==> flow/design.v <==
module fullreg #(  parameter N = 16 )(
    input [N-1:0] d,
    output reg [N-1:0] q,
    input clk,
    input en,
    input clr,  
    input rst   
    );
always @(posedge clk,posedge rst) begin
    if(rst)
        q<=0;
    else    
    if(en==1)begin
        if(clr)
            q<=0;
        else
            q<=d;
    end
end
endmodule
module exp_adder_bias (
    input  wire [7:0] exp1,    
    input  wire [7:0] exp2,    
    output wire [7:0] exp_out  
);
    wire [8:0] sum;            
    wire [8:0] sum_minus_bias;
    assign sum = exp1 + exp2;
    assign sum_minus_bias = sum - 9'd127;
    assign exp_out = sum_minus_bias[7:0];
endmodule
module exp_normalizer (
    input  wire        msb_mult,    
    input  wire [7:0]  exp_in,      
    output wire [7:0]  exp_out      
);
    assign exp_out = msb_mult ? (exp_in + 8'd1) : exp_in;
endmodule
module mantissa_normalizer (
    input  wire [47:0] mult_out,    
    output wire [23:0] mant_out     
);
    assign mant_out = mult_out[47] ? 
                      mult_out[47:24] : 
                      mult_out[46:23];
endmodule
module mult24 (
    input  wire [23:0] a,    
    input  wire [23:0] b,    
    output wire [47:0] p     
);
    assign p = $unsigned(a) * $unsigned(b);
endmodule
module fp32mult (
    input  wire [31:0] x1,
    input  wire [31:0] x2,
    input  wire        en,
    input  wire        rst,
    input  wire        clk,
    output wire [31:0] y,
    output wire        ready
);
    wire [31:0] x1_reg;
    wire [31:0] x2_reg;
    fullreg #(32) reg_x1 (.clk(clk), .rst(rst), .clr(1'b0), .en(en), .d(x1), .q(x1_reg));
    fullreg #(32) reg_x2 (.clk(clk), .rst(rst), .clr(1'b0), .en(en), .d(x2), .q(x2_reg));
    wire sign1 = x1_reg[31];
    wire sign2 = x2_reg[31];
    wire [7:0] exp1 = x1_reg[30:23];
    wire [7:0] exp2 = x2_reg[30:23];
    wire [23:0] mant1 = {1'b1, x1_reg[22:0]};  
    wire [23:0] mant2 = {1'b1, x2_reg[22:0]};
    wire sign_result = sign1 ^ sign2;
    wire [7:0] exp_sum;
      wire en_d1;
    wire en_d2;
    exp_adder_bias exp_add_inst (
        .exp1(exp1),
        .exp2(exp2),
        .exp_out(exp_sum)
    );
    wire [47:0] mant_product;
    mult24 mult_inst (
        .a(mant1),
        .b(mant2),
        .p(mant_product)
    );
    wire [7:0] exp_norm;
    exp_normalizer exp_norm_inst (
        .msb_mult(mant_product[47]),
        .exp_in(exp_sum),
        .exp_out(exp_norm)
    );
    wire [23:0] mant_norm;
    mantissa_normalizer mant_norm_inst (
        .mult_out(mant_product),
        .mant_out(mant_norm)
    );
    wire [31:0] result_comb;
    assign result_comb = {sign_result, exp_norm, mant_norm[22:0]};
    fullreg #(32) reg_out (
        .clk(clk),
        .rst(rst),
        .clr(1'b0),
        .en(en_d1),
        .d(result_comb),
        .q(y)
    );
    fullreg #(1) reg_en_stage1 (
        .clk(clk),
        .rst(rst),
        .clr(1'b0),
        .en(1'b1),
        .d(en),
        .q(en_d1)
    );
    fullreg #(1) reg_en_stage2 (
        .clk(clk),
        .rst(rst),
        .clr(1'b0),
        .en(1'b1),
        .d(en_d1),
        .q(en_d2)
    );
    assign ready = en_d2;
endmodule
# From RTL to reports: fp32mult
# Tool output for the design above before and after an edit, in the order of the flow.
# "orig" refers to lines of the RTL above, "edited" to lines of the edited file.
# "change" is "edited" less "orig", of the values as shown; "change_rel_pct" is that difference over "orig", in percent.
# Library cell names are shortened.
# Not given: -
[setup]
top = "fp32mult"
clock = "clk"
lib = "sky130hd"
corner = "tt_025C_1v80"

# The edit
# Unified diff, file above to edited file.
# The edit is scripted: it alters the design's behaviour and was not made to optimise anything.
# begin of diff
@@ -26,5 +26,5 @@
     wire [8:0] sum;            
     wire [8:0] sum_minus_bias;
-    assign sum = exp1 + exp2;
+    assign sum = exp1 * exp2;
     assign sum_minus_bias = sum - 9'd127;
     assign exp_out = sum_minus_bias[7:0];
# end of diff

# Elaborated design
# Yosys after proc, flatten, opt, wreduce and memory -nomap, before mapping. Enables and synchronous resets that opt folds into registers are not counted as muxes. Memory bits, and registers merged into a memory's read port (data or address), are not among the register bits. Print and check cells are not counted. Equal cells are merged and count once.
[word_totals]
columns = ["item", "orig", "edited", "change", "change_rel_pct"]
rows = [
  ["ramBits", 0, 0, 0, "-"],
  ["n_memories", 0, 0, 0, "-"],
  ["rom_bits", 0, 0, 0, "-"],
  ["ff_bits", 98, 98, 0, 0.00],
  ["latchBits", 0, 0, 0, "-"],
  ["input_bits", 67, 67, 0, 0.00],
  ["clocked_rd_ports_x_width", 0, 0, 0, "-"],
  ["output_inout_bits", 33, 33, 0, 0.00],
]
[classes]
columns = ["item", "orig", "edited", "change", "change_rel_pct"]
rows = [
  ["n_mul", 1, 2, 1, 100.00],
  ["addsub", 3, 2, -1, -33.33],
  ["reduce_logical", 0, 0, 0, "-"],
  ["div_mod_pow", 0, 0, 0, "-"],
  ["n_mux", 2, 2, 0, 0.00],
  ["shifts", 0, 0, 0, "-"],
  ["cmp", 0, 0, 0, "-"],
  ["n_logic", 1, 1, 0, 0.00],
  ["equal", 0, 0, 0, "-"],
]
[op_table]
columns = ["op", "orig", "edited", "change", "change_rel_pct"]
rows = [
  ["adder 8 bit", 1, 0, -1, -100.00],
  ["multiplier 8 x 8 -> 8 bit", 0, 1, 1, "-"],
  ["adder 8 x 1 -> 8 bit with constant B", 1, 1, 0, 0.00],
  ["multiplier 24 x 24 -> 48 bit", 1, 1, 0, 0.00],
  ["2-to-1 mux 23 bit", 1, 1, 0, 0.00],
  ["2-to-1 mux 8 bit", 1, 1, 0, 0.00],
  ["subtractor 8 x 7 -> 8 bit with constant B", 1, 1, 0, 0.00],
  ["XOR 1 bit", 1, 1, 0, 0.00],
]

# Depth
# Depth = most cells in a row (Yosys ltp): at word level without a register or memory, in the mapped netlist without a sequential cell, where the memories' decode and read muxes count.
[logic_depth]
columns = ["item", "orig", "edited", "change", "change_rel_pct"]
rows = [
  ["word_depth", 4, 4, 0, 0.00],
  ["abc_area", "0", "0", "-", "-"],
  ["mapped_depth", 28, 28, 0, 0.00],
  ["depth_no_buf", 25, 25, 0, 0.00],
]

# Netlist
# Source: synth_stat.txt of the flow (Yosys; design flattened, memories mapped). It holds for the ABC_AREA given above (unset counts as 0); a run with the other value may have another netlist.
[by_type]
columns = ["type", "orig", "edited", "change", "change_rel_pct"]
rows = [
  ["nand2_1", 312, 349, 37, 11.86],
  ["and2_1", 241, 262, 21, 8.71],
  ["nand3_1", 8, 19, 11, 137.50],
  ["fa_1", 482, 492, 10, 2.07],
  ["xnor2_1", 21, 31, 10, 47.62],
  ["ha_1", 183, 192, 9, 4.92],
  ["inv_1", 604, 612, 8, 1.32],
  ["nor2_1", 67, 75, 8, 11.94],
  ["a31oi_1", 11, 19, 8, 72.73],
  ["a211oi_1", 3, 10, 7, 233.33],
  ["or3_1", 2, 9, 7, 350.00],
  ["nand2b_1", 8, 2, -6, -75.00],
  ["a21o_1", 16, 21, 5, 31.25],
  ["nor3_1", 12, 7, -5, -41.67],
  ["mux2i_1", 11, 6, -5, -45.45],
  ["and3_1", 4, 9, 5, 125.00],
  ["a311oi_1", 0, 5, 5, "-"],
  ["a21oi_1", 61, 57, -4, -6.56],
]
# Not every row of either side is listed.
[mapped]
columns = ["item", "orig", "edited", "change", "change_rel_pct"]
rows = [
  ["ffs", 98, 98, 0, 0.00],
  ["seq_area_um2", 2452.4, 2452.4, 0.0, 0.00],
  ["mapped_area_um2", 22650.5, 23369.9, 719.4, 3.18],
  ["buffers", 117, 117, 0, 0.00],
  ["cell_count", 2454, 2570, 116, 4.73],
]
# The figures by module come from a second, unflattened synthesis with its own total; it is not the netlist above.
[unflattened]
columns = ["item", "orig", "edited", "change", "change_rel_pct"]
rows = [
  ["hier_cells", 2505, 2604, 99, 3.95],
  ["area_unflattened_um2", 23672.7, 24481.0, 808.3, 3.41],
]
# Rows give one instance, submodules left out.
[by_module_orig]
columns = ["module", "n_inst", "seq_area_um2", "mod_area_um2", "cells"]
rows = [
  ["mult24", 1, 0.0, 19038.3, 2181],
  ["fullreg (N=32)", 3, 800.8, 1212.4, 74],
  ["mantissa_normalizer", 1, 0.0, 387.9, 27],
  ["exp_adder_bias", 1, 0.0, 366.6, 44],
  ["exp_normalizer", 1, 0.0, 141.4, 18],
  ["fullreg (N=1)", 2, 25.0, 42.5, 5],
  ["fp32mult", 1, 0.0, 16.3, 3],
]
[by_module_edited]
columns = ["module", "n_inst", "seq_area_um2", "mod_area_um2", "cells"]
rows = [
  ["mult24", 1, 0.0, 19200.9, 2205],
  ["fullreg (N=32)", 3, 800.8, 1212.4, 74],
  ["exp_adder_bias", 1, 0.0, 1012.2, 119],
  ["mantissa_normalizer", 1, 0.0, 387.9, 27],
  ["exp_normalizer", 1, 0.0, 141.4, 18],
  ["fullreg (N=1)", 2, 25.0, 42.5, 5],
  ["fp32mult", 1, 0.0, 16.3, 3],
]

# Worst setup path after synthesis
# OpenSTA on the mapped netlist: ideal clock, no wires. The path of least setup slack (recovery checks aside). Input and output delay are each 20% of the period. Register names are those of the netlist, which keeps one name where synthesis merged equal registers.
[synth_timing]
columns = ["item", "orig", "edited", "change", "change_rel_pct"]
rows = [
  ["kind", "register to register", "register to register", "-", "-"],
  ["startpoint", "register reg_x2.q[12]", "register reg_x1.q[7]", "-", "-"],
  ["endpoint", "register reg_out.q[20]", "register reg_out.q[26]", "-", "-"],
  ["path_slack_ns", 3.099, 2.868, -0.231, "-"],
  ["tclk_ns", 10.0, 10.0, 0.0, 0.00],
  ["path_delay_ns", 6.901, 7.132, 0.231, 3.35],
  ["setup_ns", 0.087, 0.090, 0.003, "-"],
  ["driving_pins", 26, 27, 1, 3.85],
  ["t_arrival_ns", 6.814, 7.042, 0.228, 3.35],
  ["synth_period_reached_ns", 6.901, 7.132, 0.231, 3.35],
]
# "path_delay_ns" is the arrival time less input delay plus setup time.
# "driving_pins": output pins that drive a net of the path, with the launching flip-flop's if there is one; two outputs of one cell count as two.
# "synth_period_reached_ns" is the clock period less the worst setup slack; recovery checks do not enter. This is arithmetic on one report: input and output delays are still those of the set period (20% each).
# Between the ends stands the longest chain of elaborated cells between them, by number of cells; it is not shown to be the way that was timed. Of several equally long chains one is given.
# Each line given opens the expression or statement behind the cell; cells for indexed reads and writes are added by Yosys, which also makes memories of some case tables.
# A register here has more assigning lines than the two given.
[synth_via_orig]
path_cell_list = "dfrtp_1 -> clkbuf_1 -> clkbuf_1 -> nand2_1 -> fa_1 -> inv_1 -> fa_1 -> inv_1 -> fa_1 -> inv_1 -> fa_1 -> fa_1 -> fa_1 -> inv_1 -> fa_1 -> inv_1 -> ha_1 -> a21o_1 -> a21o_1 -> a21oi_1 -> o21ai_1 -> a211o_1 -> a2111o_1 -> a2111oi_4 -> o311ai_1 -> o211ai_1"
elab_chain_len = 2
cone_cells = 2
cone_lines = 2
[synth_lines_orig]
columns = ["item", "line_no", "text"]
rows = [
  ["start, declared", 3, "output reg [N-1:0] q,"],
  ["start, assigned", 11, "q<=0;"],
  ["start, assigned", 17, "q<=d;"],
  ["multiplier 24 x 24 -> 48 bit", 52, "assign p = $unsigned(a) * $unsigned(b);"],
  ["2-to-1 mux 23 bit", 43, "assign mant_out = mult_out[47] ?"],
  ["end, assigned", 15, "q<=0;"],
  ["end, assigned", 17, ""],
  ["end, declared", 3, ""],
]
[synth_via_edited]
path_cell_list = "dfrtp_1 -> clkbuf_1 -> clkbuf_1 -> nand2_1 -> fa_1 -> inv_1 -> fa_1 -> inv_1 -> fa_1 -> inv_1 -> fa_1 -> fa_1 -> fa_1 -> inv_1 -> fa_1 -> inv_1 -> ha_1 -> a21oi_1 -> o21ai_1 -> or3_1 -> a21o_1 -> a21o_1 -> a2111o_1 -> and3_1 -> clkbuf_1 -> or4_1 -> o221ai_1"
elab_chain_len = 2
cone_cells = 2
cone_lines = 2
[synth_lines_edited]
columns = ["item", "line_no", "text"]
rows = [
  ["start, declared", 3, "output reg [N-1:0] q,"],
  ["start, assigned", 11, "q<=0;"],
  ["start, assigned", 17, "q<=d;"],
  ["multiplier 24 x 24 -> 48 bit", 52, "assign p = $unsigned(a) * $unsigned(b);"],
  ["2-to-1 mux 8 bit", 37, "assign exp_out = msb_mult ? (exp_in + 8'd1) : exp_in;"],
  ["end, assigned", 15, "q<=0;"],
  ["end, assigned", 17, ""],
  ["end, declared", 3, ""],
]

# Path in the finished layout
# Path of least setup slack in the final report of each run of pair 1 (OpenROAD, finished layout, wires in). Where an end is a register, its clock arrival counts in the times.
[layout_timing]
columns = ["item", "orig", "edited", "change", "change_rel_pct"]
rows = [
  ["kind", "register to register", "register to register", "-", "-"],
  ["startpoint", "register reg_x2.q[12]", "register reg_x2.q[8]", "-", "-"],
  ["endpoint", "register reg_out.q[10]", "register reg_out.q[7]", "-", "-"],
  ["driving_pins", 25, 27, 2, 8.00],
  ["t_arrival_ns", 8.87, 9.16, 0.29, 3.27],
  ["tclk_ns", 10.0, 10.0, 0.0, 0.00],
  ["path_slack_ns", 1.40, 1.14, -0.26, "-"],
  ["setup_ns", 0.11, 0.08, -0.03, "-"],
]
# Between the ends stands the longest chain of elaborated cells between them, by number of cells; it is not shown to be the way that was timed. Of several equally long chains one is given.
# A register here has more assigning lines than the two given.
[layout_via_orig]
path_cell_list = "dfrtp_1 -> inv_1 -> nor2_1 -> fa_1 -> inv_1 -> fa_1 -> inv_1 -> fa_1 -> inv_1 -> fa_1 -> inv_1 -> fa_1 -> fa_1 -> inv_1 -> fa_1 -> inv_1 -> ha_1 -> and4_1 -> nand2b_1 -> o41ai_2 -> o2111a_2 -> o21ai_1 -> nand2_2 -> a21oi_1 -> a32o_1"
elab_chain_len = 2
cone_cells = 2
cone_lines = 2
[layout_lines_orig]
columns = ["item", "line_no", "text"]
rows = [
  ["start, declared", 3, "output reg [N-1:0] q,"],
  ["start, assigned", 11, "q<=0;"],
  ["start, assigned", 17, "q<=d;"],
  ["multiplier 24 x 24 -> 48 bit", 52, "assign p = $unsigned(a) * $unsigned(b);"],
  ["2-to-1 mux 23 bit", 43, "assign mant_out = mult_out[47] ?"],
  ["end, assigned", 15, "q<=0;"],
  ["end, assigned", 17, ""],
  ["end, declared", 3, ""],
]
[layout_via_edited]
path_cell_list = "dfrtp_1 -> clkinv_1 -> nor2_1 -> fa_1 -> fa_1 -> inv_1 -> fa_1 -> inv_1 -> fa_1 -> inv_1 -> fa_1 -> inv_1 -> fa_1 -> inv_1 -> fa_1 -> inv_1 -> ha_1 -> a21oi_1 -> o21ai_0 -> or3_1 -> a21o_1 -> a21o_1 -> a2111o_1 -> nand3_1 -> buf_4 -> nand2_1 -> a31oi_1"
elab_chain_len = 2
cone_cells = 2
cone_lines = 2
[layout_lines_edited]
columns = ["item", "line_no", "text"]
rows = [
  ["start, declared", 3, "output reg [N-1:0] q,"],
  ["start, assigned", 11, "q<=0;"],
  ["start, assigned", 17, "q<=d;"],
  ["multiplier 24 x 24 -> 48 bit", 52, "assign p = $unsigned(a) * $unsigned(b);"],
  ["2-to-1 mux 23 bit", 43, "assign mant_out = mult_out[47] ?"],
  ["end, assigned", 15, "q<=0;"],
  ["end, assigned", 17, ""],
  ["end, declared", 3, ""],
]

# Flow runs
# Both versions went through the flow (Yosys, OpenROAD) with the same settings in each pair. Constraints: input delay and output delay 20% of the set period each, output load 0.01 pF.
[flow_settings_pair_1]
CORE_UTILIZATION = 40
period_ns = 10.0
CAP_MARGIN = 20
CORE_MARGIN = 2
SLEW_MARGIN = 20
[results_pair_1]
columns = ["item", "orig", "edited", "change", "change_rel_pct"]
rows = [
  ["ws_hold_ns", 0.510, 0.504, -0.006, "-"],
  ["post_synth_area_um2", 22650.5, 23369.9, 719.4, 3.18],
  ["final_stdcell_area_um2", 24686.2, 25439.4, 753.2, 3.05],
  ["design.die.area_um2", 58544.6, 60373.4, 1828.8, 3.12],
  ["worstSetupSlack_ns", 1.401, 1.137, -0.264, "-"],
]
[flow_settings_pair_2]
ABC_AREA = 1
CAP_MARGIN = 15
CELL_PAD_IN_SITES_DETAIL_PLACEMENT = 0
CELL_PAD_IN_SITES_GLOBAL_PLACEMENT = 2
CORE_UTILIZATION = 42
CTS_CLUSTER_SIZE = 83
GPL_ROUTABILITY_DRIVEN = 0
MIN_ROUTING_LAYER = "met2"
PLACE_DENSITY_LB_ADDON = 0.2
SETUP_SLACK_MARGIN = 3.63
SLEW_MARGIN = 35
period_ns = 14.7
CORE_MARGIN = 2
[results_pair_2]
columns = ["item", "orig", "edited", "change", "change_rel_pct"]
rows = [
  ["ws_hold_ns", 0.492, 0.489, -0.003, "-"],
  ["post_synth_area_um2", 24378.4, 25105.3, 726.9, 2.98],
  ["final_stdcell_area_um2", 26536.7, 27317.4, 780.7, 2.94],
  ["design.die.area_um2", 59985.8, 61747.3, 1761.5, 2.94],
  ["worstSetupSlack_ns", 7.178, 6.704, -0.474, "-"],
]
